==> flow/design.v <==
module ACTIVEPRO (
    input       RESET,
    input       SYS_CLOCK,                
    output reg  ACTIVE_DATA ,             
    output reg  ACTIVE_CLOCK,             
    input [511:0] ACTIVE_MESSAGE,         
    input [5:0] ACTIVE_CHANNEL,           
    input  ACTIVE_WR                      
    );
    reg [63:0][7:0] ACTIVE_MESSAGE_LATCHED; 
    reg [7:0] MESSAGE_LENGTH;
    reg [14:0] state;
    wire clockstate;
    wire [2:0] bitcount;
    wire [7:0] bytecount;
    assign clockstate = state[0];
    assign bitcount[2:0] = state[3:1];
    assign bytecount[7:0] = state[11:4];
    wire [7:0] FIRST_BYTE;
    assign FIRST_BYTE = 8'h7F;
    wire [7:0] SECOND_BYTE;
    assign SECOND_BYTE = (ACTIVE_CHANNEL & 8'h3F) | 8'h40;
    reg [7:0] clock_divider;
    reg [7:0] NEW_LENGTH;
    always @*
    begin
        NEW_LENGTH = 8'd66;
        for (int x = 63; x >= 1; x--)
            if (ACTIVE_MESSAGE[8*x +: 8] == 8'h0)
                NEW_LENGTH = x + 2;         
    end
    always @ (posedge SYS_CLOCK)
    begin
        if (RESET)
        begin
            state <= 0;
            ACTIVE_CLOCK <= 0;
            ACTIVE_DATA <= 0;
        end
        else
        begin
            if (state)
            begin
                state <= state + 1;
                if (clockstate == 1)    
                begin
                    ACTIVE_CLOCK <= 0;
                    if (bytecount == 0)
                        ACTIVE_DATA <= FIRST_BYTE[7-bitcount];
                    else if (bytecount == 1)
                        ACTIVE_DATA <= SECOND_BYTE[7-bitcount];
                    else
                        ACTIVE_DATA <= ACTIVE_MESSAGE_LATCHED[MESSAGE_LENGTH - bytecount - 1][7-bitcount];
                end
                else if (clockstate == 0)  ACTIVE_CLOCK <= 1;
                if (bytecount >= MESSAGE_LENGTH) state <= 0;
            end
            else         
            begin
                if (ACTIVE_WR) 
                begin
                    state <= 1;      
                    ACTIVE_MESSAGE_LATCHED <= ACTIVE_MESSAGE;
                    MESSAGE_LENGTH <= NEW_LENGTH;
                end
            end
        end
    end
endmodule 
### Reports on ACTIVEPRO

Tool output for the design above, in the order of the flow.
Line numbers count from 1 in the design file above.
Operators carry their Yosys type and port widths (W data, S select, Z words).
Cell names lack the library's common part.
A cell with n/a has no value.

| design | value |
|---|---|
| design top | ACTIVEPRO |
| clock input | SYS_CLOCK |
| library | sky130hd |
| library corner | tt_025C_1v80 |

### Word-level counts

Source: Yosys, flattened and elaborated, memories not mapped. Widths are those after wreduce. Registers that Yosys merges into a memory's read port (data or address) are not register bits. Print and check cells do not count. Equal cells are merged and count once.

| word-level totals | value |
|---|---|
| bits in registers | 537 |
| latch bits | 0 |
| RAM bits | 0 |
| bits in read-only memories | 0 |
| clocked read ports x word width | 0 |
| memory cells | 0 |
| input bits | 521 |
| output and inout bits | 2 |
| cells after elaboration | 163 |

| cells by class | value |
|---|---|
| add/subtract/negate cells | 5 |
| $mul | 0 |
| divide/modulo/power cells | 0 |
| order comparisons | 1 |
| eq/ne operators | 1 |
| shifts and indexed selects | 3 |
| multiplexer cells | 68 |
| bitwise gates (word level) | 2 |
| reduce/logical cells | 73 |

Operator list:

| cell | count |
|---|---|
| $shiftx A512 B14 Y1 | 1 |
| $logic_not A8 Y1 | 64 |
| $mux W6 | 32 |
| $mux W5 | 16 |
| $reduce_or A62 Y1 | 1 |
| $reduce_or A61 Y1 | 1 |
| $mux W15 | 3 |
| $mux W4 | 8 |
| $reduce_or A29 Y1 | 1 |
| $add A15 B1 Y15 const B | 1 |
| $reduce_bool A15 Y1 | 1 |
| $add A13 B4 Y14 | 1 |
| $reduce_or A13 Y1 | 1 |
| $mux W3 | 4 |
| $sub A9 B2 Y10 const B | 1 |
| $sub A8 B8 Y9 | 1 |
| $eq A8 B1 Y1 const B | 1 |
| $shiftx A8 B4 Y1 | 1 |
| $shiftx A8 B4 Y1 const A | 1 |
| $ge A8 B8 Y1 | 1 |
| $reduce_or A5 Y1 | 1 |
| $sub A3 B3 Y4 const A | 1 |
| $mux W2 | 2 |
| $reduce_and A3 Y1 | 1 |
| $mux W1 | 3 |
| $not A1 Y1 | 2 |
| $reduce_and A2 Y1 | 1 |
| $reduce_bool A2 Y1 | 1 |

### Depth

Longest topological path by Yosys (ltp), each cell counted once; first at word level (registers and memories cut), then after technology mapping (sequential cells cut; the memories' decode and read muxes count).

| depth | value |
|---|---|
| depth in word-level cells | 63 |
| ABC_AREA | 0 |
| mapped depth | 16 |
| depth with buffers taken out | 15 |

### Netlist

The flow's flattened synthesis, as Yosys stat reports it; memories are mapped. The netlist is that of the ABC_AREA named above (0 if unset); the other value can give another one.

Cells by type:

| cell type | count | area in all (µm²) |
|---|---|---|
| edfxtp_1 | 519 | 1.56E+04 |
| mux4_2 | 130 | 2.93E+03 |
| nor4_1 | 113 | 706.928 |
| nand2_1 | 99 | 371.606 |
| dfxtp_1 | 17 | 340.326 |
| a22oi_1 | 30 | 225.216 |
| a22o_1 | 22 | 192.685 |
| nor2_1 | 51 | 191.434 |
| or4_1 | 23 | 172.666 |
| ha_1 | 10 | 125.12 |
| nand3_1 | 25 | 125.12 |
| a21oi_1 | 24 | 120.115 |
| o21ai_0 | 24 | 120.115 |
| a221oi_1 | 13 | 113.859 |
| xnor2_1 | 12 | 105.101 |
| nor3_1 | 18 | 90.086 |
| buf_2 | 15 | 75.072 |
| buf_4 | 10 | 75.072 |

Not listed: further types 43, cells in them 146.

| mapped netlist | value |
|---|---|
| cell count | 1301 |
| chip area (Yosys) | 22644.2 µm² |
| area of sequential cells | 15925.3 µm² |
| flip-flop cells | 536 |
| buffer cells | 49 |

### Path before layout

Path of least setup slack by OpenSTA after synthesis, without wires, with an ideal clock, recovery checks aside; 20% of the period is set as input and as output delay. Where synthesis merged equal registers, the netlist keeps one of their names.

| path post-synthesis | value |
|---|---|
| path type | input port to flip-flop |
| start | input port RESET |
| end | register ACTIVE_MESSAGE_LATCHED |
| clock period | 10.0 ns |
| input delay | 2.000 ns |
| setup time | 2.155 ns |
| time at the first pin | 2.000 ns |
| arrival | 39.394 ns |
| data required time | 7.845 ns |
| setup slack | -31.549 ns |
| path delay | 39.549 ns |
| stages on the path | 1 |
| buffers on the path | 0 |
| synthesis period reached | 41.549 ns |

"path delay" = arrival - input delay + setup time.
"stages on the path" counts driving pins, that of a launching flip-flop among them; a cell with two outputs on the path counts twice.
"synthesis period reached" is the clock period less the worst setup slack; recovery checks do not enter. This is arithmetic on one report: input and output delays are still those of the set period (20% each).
Where an end lacks its bit number, it is one bit of the signal, or one of the new flip-flops if synthesis recoded a state register.
Between the ends stands the longest chain of elaborated cells between them, by number of cells; it is not shown to be the way that was timed. Of several equally long chains one is given.
Each line given opens the expression or statement behind the cell; cells for indexed reads and writes are added by Yosys, which also makes memories of some case tables.

| between the ends, post-synthesis | value |
|---|---|
| cells stage by stage | nor3b_1 |
| length of the longest elaborated chain | 2 |
| elaborated cells between the ends (all ways) | 2 |
| source lines of those cells | 0 |
| classes of those cells | logic: 1; reduce/logical: 1 |

RTL lines, path post-synthesis:

| what | line | source |
|---|---|---|
| start, declared | 2 | `input       RESET,` |
| $not A1 Y1 | n/a |  |
| $reduce_and A3 Y1 | n/a |  |
| end, assigned | 63 | `ACTIVE_MESSAGE_LATCHED <= ACTIVE_MESSAGE;` |
| end, declared | 10 | `reg [63:0][7:0] ACTIVE_MESSAGE_LATCHED;` |

### Path in the finished layout

From the final timing report of flow run 2: the path of least setup slack in the routed layout; clock arrival at registers is part of the times.

| path post-layout | value |
|---|---|
| path type | flip-flop to flip-flop |
| start | register state[4] |
| end | register ACTIVE_DATA |
| clock period | 4.58 ns |
| setup time | 0.14 ns |
| time at the first pin | 0.59 ns |
| arrival | 4.40 ns |
| data required time | 5.03 ns |
| setup slack | 0.64 ns |
| stages on the path | 14 |
| buffers on the path | 1 |

Between the ends stands the longest chain of elaborated cells between them, by number of cells; it is not shown to be the way that was timed. Of several equally long chains one is given.
A register here has more assigning lines than the two given.

| between the ends, post-layout | value |
|---|---|
| cells stage by stage | dfxtp_1 > ha_1 > inv_1 > fa_1 > inv_1 > ha_1 > nor2b_4 > buf_4 > a22o_1 > a221oi_1 > o21ai_0 > mux4_2 > o2111ai_1 > a41oi_1 |
| length of the longest elaborated chain | 6 |
| elaborated cells between the ends (all ways) | 10 |
| source lines of those cells | 4 |
| classes of those cells | add/sub: 3; eq/ne: 1; shift: 1; mux: 2; reduce/logical: 3 |

RTL lines, path post-layout:

| what | line | source |
|---|---|---|
| start, declared | 12 | `reg [14:0] state;` |
| start, assigned | 36 | `state <= 0;` |
| start, assigned | 44 | `state <= state + 1;` |
| $sub A8 B8 Y9 | 53 | `ACTIVE_DATA <= ACTIVE_MESSAGE_LATCHED[MESSAGE_LENGTH - bytecount - 1][7-bitcount];` |
| $sub A9 B2 Y10 | 53 |  |
| $add A13 B4 Y14 | 53 |  |
| $shiftx A512 B14 Y1 | 53 |  |
| $mux W1 | 50 | `else if (bytecount == 1)` |
| $mux W1 | 48 | `if (bytecount == 0)` |
| end, assigned | 49 | `ACTIVE_DATA <= FIRST_BYTE[7-bitcount];` |
| end, assigned | 51 | `ACTIVE_DATA <= SECOND_BYTE[7-bitcount];` |
| end, declared | 4 | `output reg  ACTIVE_DATA ,` |

==> runs of ACTIVEPRO <==
Settings and measured results of 7 stored flow runs for module ACTIVEPRO (sky130hd), not sorted in any way. The constraints put input and output delay at 20% of the set period each and load the outputs with 0.01 pF.
By "period achieved" is meant the clock period of the run minus its worst setup slack. This is arithmetic on one report: input and output delays are still those of the set period (20% each).
"critical setup path time" means the part of the period allowed to the worst setup path (the constraints hold back 20% at inputs and 20% at outputs) less its slack; where the path has registers, the arrival times of their clocks count too.
"power" is the tool's figure for a default switching activity; nothing was simulated.

#### Flow run 1

| setting | value |
|---|---|
| ABC_AREA | `1` |
| CELL_PAD_IN_SITES_DETAIL_PLACEMENT | `2` |
| CELL_PAD_IN_SITES_GLOBAL_PLACEMENT | `2` |
| CORE_ASPECT_RATIO | `0.92` |
| CORE_UTILIZATION | `59` |
| MIN_ROUTING_LAYER | `met2` |
| PLACE_DENSITY_LB_ADDON | `0.04` |
| SLEW_MARGIN | `35` |
| period_ns | `10.0` |
| CAP_MARGIN | `20` |
| CORE_MARGIN | `2` |

Incomplete, placement halted on FLW-0024.

#### Flow run 2

| setting | value |
|---|---|
| CORE_UTILIZATION | `50` |
| PLACE_DENSITY | `0.6` |
| SETUP_SLACK_MARGIN | `0.4` |
| period_ns | `4.58` |
| CAP_MARGIN | `20` |
| CORE_MARGIN | `2` |
| SLEW_MARGIN | `20` |

| result | value |
|---|---|
| power | 11.506 mW |
| worst hold slack in the final report | 0.495 ns |
| final utilization | 69.1 % |
| area of the die | 47006.6 µm² |
| chip area after synthesis (Yosys) | 22644.2 µm² |
| standard-cell area of the final layout | 30668.2 µm² |
| worst setup slack after layout | 0.636 ns |
| period achieved | 3.944 ns |
| critical setup path time | 3.94 ns |
| critical path type | flip-flop to flip-flop |
| sum of negative setup slack | 0.000 ns |

#### Flow run 3

| setting | value |
|---|---|
| ABC_AREA | `1` |
| CELL_PAD_IN_SITES_DETAIL_PLACEMENT | `0` |
| CELL_PAD_IN_SITES_GLOBAL_PLACEMENT | `2` |
| CORE_ASPECT_RATIO | `0.92` |
| CORE_UTILIZATION | `59` |
| HOLD_SLACK_MARGIN | `-0.01` |
| MIN_ROUTING_LAYER | `met2` |
| PLACE_DENSITY_LB_ADDON | `0.04` |
| SLEW_MARGIN | `35` |
| TNS_END_PERCENT | `45` |
| period_ns | `10.0` |
| CAP_MARGIN | `20` |
| CORE_MARGIN | `2` |

Incomplete, placement halted on FLW-0024.

#### Flow run 4

| setting | value |
|---|---|
| ABC_AREA | `0` |
| CAP_MARGIN | `15` |
| CELL_PAD_IN_SITES_DETAIL_PLACEMENT | `0` |
| CORE_MARGIN | `6` |
| CORE_UTILIZATION | `53` |
| GPL_ROUTABILITY_DRIVEN | `1` |
| GPL_TIMING_DRIVEN | `1` |
| MIN_ROUTING_LAYER | `met1` |
| PLACE_DENSITY | `0.36` |
| SETUP_SLACK_MARGIN | `1.06` |
| period_ns | `6.2` |
| SLEW_MARGIN | `20` |

| result | value |
|---|---|
| power | 8.590 mW |
| worst hold slack in the final report | 0.502 ns |
| final utilization | 72.3 % |
| area of the die | 47829.7 µm² |
| chip area after synthesis (Yosys) | 22644.2 µm² |
| standard-cell area of the final layout | 30411.7 µm² |
| worst setup slack after layout | 1.873 ns |
| period achieved | 4.327 ns |
| critical setup path time | 4.33 ns |
| critical path type | flip-flop to flip-flop |
| sum of negative setup slack | 0.000 ns |

#### Flow run 5

| setting | value |
|---|---|
| CORE_UTILIZATION | `72` |
| PLACE_DENSITY | `0.6` |
| period_ns | `4.58` |
| CAP_MARGIN | `20` |
| CORE_MARGIN | `2` |
| SLEW_MARGIN | `20` |

Incomplete, clock tree synthesis halted on DPL-0033.

#### Flow run 6

| setting | value |
|---|---|
| CELL_PAD_IN_SITES_GLOBAL_PLACEMENT | `2` |
| CORE_UTILIZATION | `50` |
| MIN_ROUTING_LAYER | `met2` |
| PLACE_DENSITY_LB_ADDON | `0.04` |
| period_ns | `10.0` |
| CAP_MARGIN | `20` |
| CORE_MARGIN | `2` |
| SLEW_MARGIN | `20` |

| result | value |
|---|---|
| power | 5.258 mW |
| worst hold slack in the final report | 0.495 ns |
| final utilization | 68.4 % |
| area of the die | 47006.6 µm² |
| chip area after synthesis (Yosys) | 22644.2 µm² |
| standard-cell area of the final layout | 30365.4 µm² |
| worst setup slack after layout | 5.332 ns |
| period achieved | 4.668 ns |
| critical setup path time | 4.67 ns |
| critical path type | flip-flop to flip-flop |
| sum of negative setup slack | 0.000 ns |

#### Flow run 7

| setting | value |
|---|---|
| ABC_AREA | `0` |
| CORE_UTILIZATION | `55` |
| CTS_CLUSTER_SIZE | `25` |
| GPL_ROUTABILITY_DRIVEN | `1` |
| GPL_TIMING_DRIVEN | `1` |
| MAX_ROUTING_LAYER | `met5` |
| PLACE_DENSITY_LB_ADDON | `0.18` |
| SETUP_SLACK_MARGIN | `0.08` |
| SLEW_MARGIN | `5` |
| period_ns | `3.87` |
| CAP_MARGIN | `20` |
| CORE_MARGIN | `2` |

| result | value |
|---|---|
| power | 13.244 mW |
| worst hold slack in the final report | 0.496 ns |
| final utilization | 74.7 % |
| area of the die | 42809.7 µm² |
| chip area after synthesis (Yosys) | 22644.2 µm² |
| standard-cell area of the final layout | 30434.2 µm² |
| worst setup slack after layout | 0.243 ns |
| period achieved | 3.627 ns |
| critical setup path time | 3.63 ns |
| critical path type | flip-flop to flip-flop |
| sum of negative setup slack | 0.000 ns |
